==> flow/design.v <==
module CPU(clk, rst, memoryData, memoryAddress, dataOut, readSignal, writeSignal, AC);
input clk;
input rst;  
input [15:0] memoryData;
reg [3:0] state;
reg [5:0] PC;
reg [10:0] MAR;
reg signed [15:0] MBR;
reg [3:0] opcode;
reg M;
reg [15:0] IR;
reg zeroFlag, overflowFlag, carryFlag, negativeFlag;
output reg readSignal;
output reg writeSignal;
output reg signed [15:0] AC;
output reg [15:0] dataOut; 
output reg [10:0] memoryAddress;
reg signed [15:0] result;
parameter Load = 4'd1, Store = 4'd2, Add = 4'd3, Sub = 4'd4, Mul = 4'd5, Div = 4'd6 , Branch = 4'd7, BRZ = 4'd8;
always @ (posedge clk) begin
	if (rst) begin
	PC <= 0;
	state = 0;
	AC <= 0;
	dataOut <= 0;
	memoryAddress <= 0;
	zeroFlag = 0;
	overflowFlag = 0;
	carryFlag = 0;
	negativeFlag = 0;
	readSignal = 1;
	writeSignal = 0;
	end
	else
	case (state)
		0: begin  
			MAR <= PC;
			state = 1;
		end
		1: begin  
			writeSignal = 0;
			readSignal = 1;
			memoryAddress <= MAR;
			PC <= PC + 1;
			state = 2;
		end
		2:state = 3;  
		3: begin
			MBR <= memoryData;
			state = 4;
		end
		4: begin
			IR <= MBR;
			state = 5;
		end
		5: begin  
			opcode <= IR[15:12];
			M <= IR[11];
			MAR <= IR[10:0];
			state = 6;
		end
		6: begin
				if (opcode == Branch) begin  
					PC <= MAR; 
					state = 0;
				end
				else if (opcode == BRZ) begin  
					if(zeroFlag == 1 && M == 1) begin
						PC <= MAR;
						state = 0;
					end
					else begin
						state = 0;
					end
				end
				else begin
					state = 7;
				end
		end
		7: begin
			if (opcode == Store) begin
				memoryAddress <= MAR;
			end
			state = 8;
		end
		8: begin
			if (opcode == Store) begin  
				writeSignal = 1;
				readSignal = 0;
				dataOut <= AC;
				state = 0;
			end
			else begin
				state = 9;
			end
		end
		9: begin
			writeSignal = 0;
			readSignal = 1;
			if(M == 1) begin
				memoryAddress <= MAR;
			end
			state = 10;
			end
		10: begin
			state = 11;
		end
		11: begin
			if (M == 1) begin
				MBR <= memoryData;
			end
			else if (M == 0) begin
				MBR <= $signed(IR[10:0]);
			end
			state = 12;
		end
		12: begin  
			if (opcode == Load) begin  
				AC <= MBR;
				state = 0;
			end
			else if (opcode != Add && opcode != Sub && opcode != Mul && opcode != Div) begin  
				state = 0;
			end
			else begin
				case(opcode)
				Add :  
					begin
					{carryFlag, result} = AC + MBR;
					zeroFlag = (result==0)? 1:0;
					if(AC[15]==MBR[15]) begin
					  if(MBR[15]==result[15])begin
					  overflowFlag = 0;
					  end
					  else begin
					  overflowFlag = 1;
					  end
					end
					else begin
					overflowFlag = 0;
					end						
					negativeFlag =(result[15]==1)? 1:0;	
					end
				Sub :  
					begin
					{carryFlag, result} = AC - MBR;
					zeroFlag = (result==0)? 1:0;
					if(AC[15]==MBR[15]) begin
					  if(MBR[15]==result[15])begin
					  overflowFlag = 0;
					  end
					  else begin
					  overflowFlag = 1;
					  end
					end
					else begin
					overflowFlag = 0;
					end
					negativeFlag =(result[15]==1)? 1:0;
					end
				Mul :  
					begin
					result = AC * MBR;
					zeroFlag = (result==0)? 1:0;
					if(result > 16'h0FFF || result < 16'hF000) begin
					overflowFlag = 1;
					end
					else begin
						overflowFlag = 0;
					end
					negativeFlag =(result[15]==1)? 1:0;
					end	
				Div :  
					begin
					if (MBR == 0) result = 0;  
					else result = AC / MBR;
					zeroFlag = (result==0)? 1:0;
					negativeFlag =(result[15]==1)? 1:0;
					end						
			endcase  
			AC <= result;
			state = 0;
			end
		end
	endcase
end
endmodule
# Tool chain data of CPU
# Tool output for the design above, in the order of the flow.
# Line numbers count from 1 in the design file above.
# Cell names lack the library's common part.
# A cell with -- has no value.
# inputs
design	CPU
clk_port	clk
cell_library	sky130hd
pvt_corner	tt_025C_1v80

# Word-level counts
# Source: Yosys, flattened and elaborated, memories not mapped. Widths are those after wreduce. Registers that Yosys merges into a memory's read port (data or address) are not register bits. Print and check cells do not count. Equal cells are merged and count once.
# bits
elab_cells	113
input_bits	18
register_bits	120
output_inout_bits	45
# classes
n_mux	32
n_div	1
reduce_and_logical	29
n_addsub	3
n_mul	1
n_eq	30
bitwise	3
# op_table
operator	count
16-bit by 16-bit divider with 16-bit output	1
16-bit by 16-bit multiplier with 16-bit output	1
16-bit two-way mux	9
16-bit logical NOT	5
16-bit case mux with 4-bit select	1
4-bit case mux with 13-bit select	1
11-bit case mux with 3-bit select	1
4-bit by 3-bit == test with 1-bit output with constant B	8
16-bit case mux with 2-bit select	1
4-bit == test with constant B	6
11-bit case mux with 2-bit select	1
11-bit two-way mux	2
6-bit two-way mux	3
16-bit adder	1
16-bit subtractor	1
4-bit by 2-bit == test with 1-bit output with constant B	4
2-bit AND reduction	7
13-bit nonzero test	1
4-bit by 3-bit != test with 1-bit output with constant B	3
6-bit case mux with 2-bit select	1
2-bit != test with constant B	4
2-bit nonzero test	4
4-bit by 1-bit == test with 1-bit output with constant B	2
4-bit AND reduction	2
3-bit != test with constant B	2
3-bit AND reduction	2
6-bit by 1-bit adder with 6-bit output with constant B	1
3-bit two-way mux	2
# Not listed: further kinds 11, cells in them 22.

# Longest topological paths
# Yosys ltp: most cells in a row. Word level: on the elaborated netlist, between registers, memories and ports. Mapped: between sequential cells and ports; inverters and the memories' decode and read muxes count.
# depth
ltp_word	11
abc_area	0
depth_mapped	152
ltp_nobuf	141

# Synthesis result
# Yosys stat after the flow's synthesis: flattened, memories mapped to cells. It holds for the ABC_AREA given above (unset counts as 0); a run with the other value may have another netlist.
# Totals and module areas in this step are rounded.
# by_type
cell	count	type_area_um2
ha_1	230	2877.76
edfxtp_1	64	1.92E+03
fa_1	81	1.62E+03
dfxtp_1	65	1.3E+03
xnor2_1	122	1.07E+03
nand2_1	243	912.125
a21oi_1	152	760.73
nor2_1	187	701.923
inv_1	181	679.402
mux2_2	47	529.258
o21ai_0	95	475.456
xor2_1	52	455.437
and2_1	62	387.872
mux2i_1	33	330.317
clkbuf_1	86	322.81
a21o_1	39	292.781
nor3_1	54	270.259
o21a_1	34	255.245
# Not listed: further types 84, cells in them 535.
# synth_totals
ff_cells	129
buffers	111
seq_area_um2	3220
cell_count	2362
mapped_area_um2	19200

# Worst setup path after synthesis
# Path of least setup slack by OpenSTA after synthesis, without wires, with an ideal clock, recovery checks aside; 20% of the period is set as input and as output delay. Where synthesis merged equal registers, the netlist keeps one of their names.
# synth_path
kind	register to register
start	reg MBR[0]
end	reg AC[6]
tclk_ns	42.0
delay_ns	32.063
slack_ns	9.937
n_path_buf	10
setup_ns	0.116
stages	133
t_first_pin_ns	0.000
t_required_ns	41.884
t_arrival_ns	31.947
synth_period_reached_ns	32.063
# "delay_ns" = arrival - input delay + setup time.
# "stages": output pins that drive a net of the path, with the launching flip-flop's if there is one; two outputs of one cell count as two.
# "synth_period_reached_ns" = period - worst setup slack (recovery checks aside). The figure is calculated, with input and output delays left at 20% of the set period.
# Between the ends stands the longest chain of elaborated cells between them, by number of cells; it is not shown to be the way that was timed. Of several equally long chains one is given.
# Each line given opens the expression or statement behind the cell; cells for indexed reads and writes are added by Yosys, which also makes memories of some case tables.
# A register here has more assigning lines than the two given.
# synth_between
cell_sequence	edfxtp_1 -> clkbuf_1 -> clkbuf_1 -> inv_1 -> ha_1 -> buf_2 -> or3b_2 -> a211oi_1 -> and2_1 -> clkbuf_1 -> nand4_1 -> and2_1 -> ha_1 -> o21a_1 -> o21a_1 -> nand4_1 -> mux2_2 -> ha_1 -> (+97 left out) -> a21oi_1 -> nor2b_1 -> o21ai_0 -> a211oi_1 -> a21o_1 -> ha_1 -> a21o_1 -> a21o_1 -> a21oi_1 -> o21ai_0 -> a21oi_1 -> and4_1 -> clkbuf_1 -> a21oi_1 -> xnor2_1 -> nor2_1 -> o32a_1 -> a21bo_2
elab_chain_len	10
cone_cells	14
lines_between	10
classes_between	add/sub: 2; mul: 1; div: 1; mux: 9; reduce/logical: 1
# synth_rtl
element	line_no	source
start, declared	8	reg signed [15:0] MBR;
start, assigned	49	MBR <= memoryData;
start, assigned	110	MBR <= memoryData;
16-bit by 16-bit divider with 16-bit output	176	else result = AC / MBR;
16-bit two-way mux	175	if (MBR == 0) result = 0;
16-bit two-way mux	126	case(opcode)
16-bit two-way mux	122	else if (opcode != Add && opcode != Sub && opcode != Mul && opcode != Div) begin
16-bit two-way mux	118	if (opcode == Load) begin
16-bit two-way mux	35	case (state)
16-bit two-way mux	21	if (rst) begin
16-bit case mux with 4-bit select	126
16-bit two-way mux	122
16-bit two-way mux	118
end, assigned	119	AC <= MBR;
end, assigned	181	AC <= result;
end, declared	15	output reg signed [15:0] AC;

# Path in the finished layout
# From the final timing report of record 1: the path of least setup slack in the routed layout; clock arrival at registers is part of the times.
# layout_path
kind	register to register
start	reg MBR[3]
end	reg AC[12]
tclk_ns	54.7
setup_ns	0.10
t_first_pin_ns	0.43
stages	128
n_path_buf	4
slack_ns	17.40
t_required_ns	55.04
t_arrival_ns	37.64
# Between the ends stands the longest chain of elaborated cells between them, by number of cells; it is not shown to be the way that was timed. Of several equally long chains one is given.
# A register here has more assigning lines than the two given.
# layout_between
cell_sequence	edfxtp_1 -> buf_4 -> nor4_4 -> nand2_2 -> o41ai_2 -> xnor2_1 -> buf_4 -> inv_1 -> and4_1 -> nand4_1 -> and2_1 -> ha_1 -> o21a_1 -> o21a_1 -> nand4_1 -> mux2_2 -> ha_1 -> o21a_1 -> (+92 left out) -> nand2_1 -> o31a_1 -> nor2_1 -> nand2_1 -> o21ai_0 -> a21o_1 -> ha_1 -> a21o_1 -> a21o_1 -> a21oi_1 -> o21ai_0 -> a21oi_1 -> and4_1 -> nand3_1 -> o21ai_0 -> xnor2_1 -> nand2_1 -> a311oi_1
elab_chain_len	10
cone_cells	14
lines_between	10
classes_between	add/sub: 2; mul: 1; div: 1; mux: 9; reduce/logical: 1
# layout_rtl
element	line_no	source
start, declared	8	reg signed [15:0] MBR;
start, assigned	49	MBR <= memoryData;
start, assigned	110	MBR <= memoryData;
16-bit by 16-bit divider with 16-bit output	176	else result = AC / MBR;
16-bit two-way mux	175	if (MBR == 0) result = 0;
16-bit two-way mux	126	case(opcode)
16-bit two-way mux	122	else if (opcode != Add && opcode != Sub && opcode != Mul && opcode != Div) begin
16-bit two-way mux	118	if (opcode == Load) begin
16-bit two-way mux	35	case (state)
16-bit two-way mux	21	if (rst) begin
16-bit case mux with 4-bit select	126
16-bit two-way mux	122
16-bit two-way mux	118
end, assigned	119	AC <= MBR;
end, assigned	181	AC <= result;
end, declared	15	output reg signed [15:0] AC;

--- measured runs ---
Design CPU on sky130hd. What follows are 2 stored runs of the flow, each under its own settings; their order means nothing. The constraints put input and output delay at 20% of the set period each and load the outputs with 0.01 pF.
"achievedPeriod_ns" is the run's clock period less its worst setup slack. It is reckoned from that one timing run; input and output delays stay at 20% of the period that was set.
"critical_path_time_ns": the worst setup path's part of the clock period (all of it between registers, 20% less for each end at a port) less its slack. A launch clock that arrives late makes it longer, a capture clock that arrives late makes it shorter.
"totalPower_w": no workload was simulated; the value follows from the tool's default switching activity.
The measured numbers are rounded.

Record 1, flow files:
==> flow/run.sh <==
#!/bin/bash
# the make line also repeats the synthesis and layout settings of config.mk as NAME=value (left out here)
make -C /OpenROAD-flow-scripts/flow DESIGN_CONFIG=/design/flow/config.mk WORK_HOME=/design/flow/orfs CLKGATE_MAP_FILE= finish
==> flow/config.mk <==
export PLATFORM = sky130hd
export DESIGN_NAME = CPU
export DESIGN_NICKNAME = CPU
export VERILOG_FILES = /design/flow/design.v
export SDC_FILE = /design/flow/constraint.sdc
export NUM_CORES = 4
export LEC_CHECK = 0
export CAP_MARGIN = 20
export CORE_MARGIN = 2
export CORE_UTILIZATION = 40
export PLACE_DENSITY = 0.6
export SLEW_MARGIN = 20
==> flow/constraint.sdc <==
create_clock -name core_clock -period 54.7 [get_ports {clk}]
set_input_delay 10.9400 -clock core_clock [delete_from_list [all_inputs] [get_ports {clk}]]
set_output_delay 10.9400 -clock core_clock [all_outputs]
set_load 0.01 [all_outputs]

==> results of record 1, as CSV <==
result,value
post_synth_area_um2,19200
die_um2,49700
finalCellArea_um2,21200
layout_utilization_pct,44.5
setup_worst_slack_ns,17.4
setupTns_ns,0.000
worst_hold_slack_ns,0.419
totalPower_w,0.000238
achievedPeriod_ns,37.305
critical_path_time_ns,37.30
worstPathKind,"register to register"

Record 2, flow files:
==> flow/run.sh <==
#!/bin/bash
# the make line also repeats the synthesis and layout settings of config.mk as NAME=value (left out here)
make -C /OpenROAD-flow-scripts/flow DESIGN_CONFIG=/design/flow/config.mk WORK_HOME=/design/flow/orfs CLKGATE_MAP_FILE= finish
==> flow/config.mk <==
export PLATFORM = sky130hd
export DESIGN_NAME = CPU
export DESIGN_NICKNAME = CPU
export VERILOG_FILES = /design/flow/design.v
export SDC_FILE = /design/flow/constraint.sdc
export NUM_CORES = 4
export LEC_CHECK = 0
export ABC_AREA = 0
export CAP_MARGIN = 10
export CELL_PAD_IN_SITES_DETAIL_PLACEMENT = 1
export CELL_PAD_IN_SITES_GLOBAL_PLACEMENT = 1
export CORE_ASPECT_RATIO = 0.56
export CORE_MARGIN = 5
export CORE_UTILIZATION = 50
export CTS_CLUSTER_DIAMETER = 252
export GPL_TIMING_DRIVEN = 0
export HOLD_SLACK_MARGIN = 0.21
export MAX_ROUTING_LAYER = met4
export PLACE_DENSITY_LB_ADDON = 0.03
export SETUP_SLACK_MARGIN = 5.0
export SLEW_MARGIN = 10
==> flow/constraint.sdc <==
create_clock -name core_clock -period 35.8 [get_ports {clk}]
set_input_delay 7.1600 -clock core_clock [delete_from_list [all_inputs] [get_ports {clk}]]
set_output_delay 7.1600 -clock core_clock [all_outputs]
set_load 0.01 [all_outputs]

==> results of record 2, as CSV <==
result,value
post_synth_area_um2,19200
die_um2,42500
finalCellArea_um2,24200
layout_utilization_pct,64.3
setup_worst_slack_ns,3.27
setupTns_ns,0.000
worst_hold_slack_ns,0.441
totalPower_w,0.000385
achievedPeriod_ns,32.530
critical_path_time_ns,32.53
worstPathKind,"register to register"
--- end ---
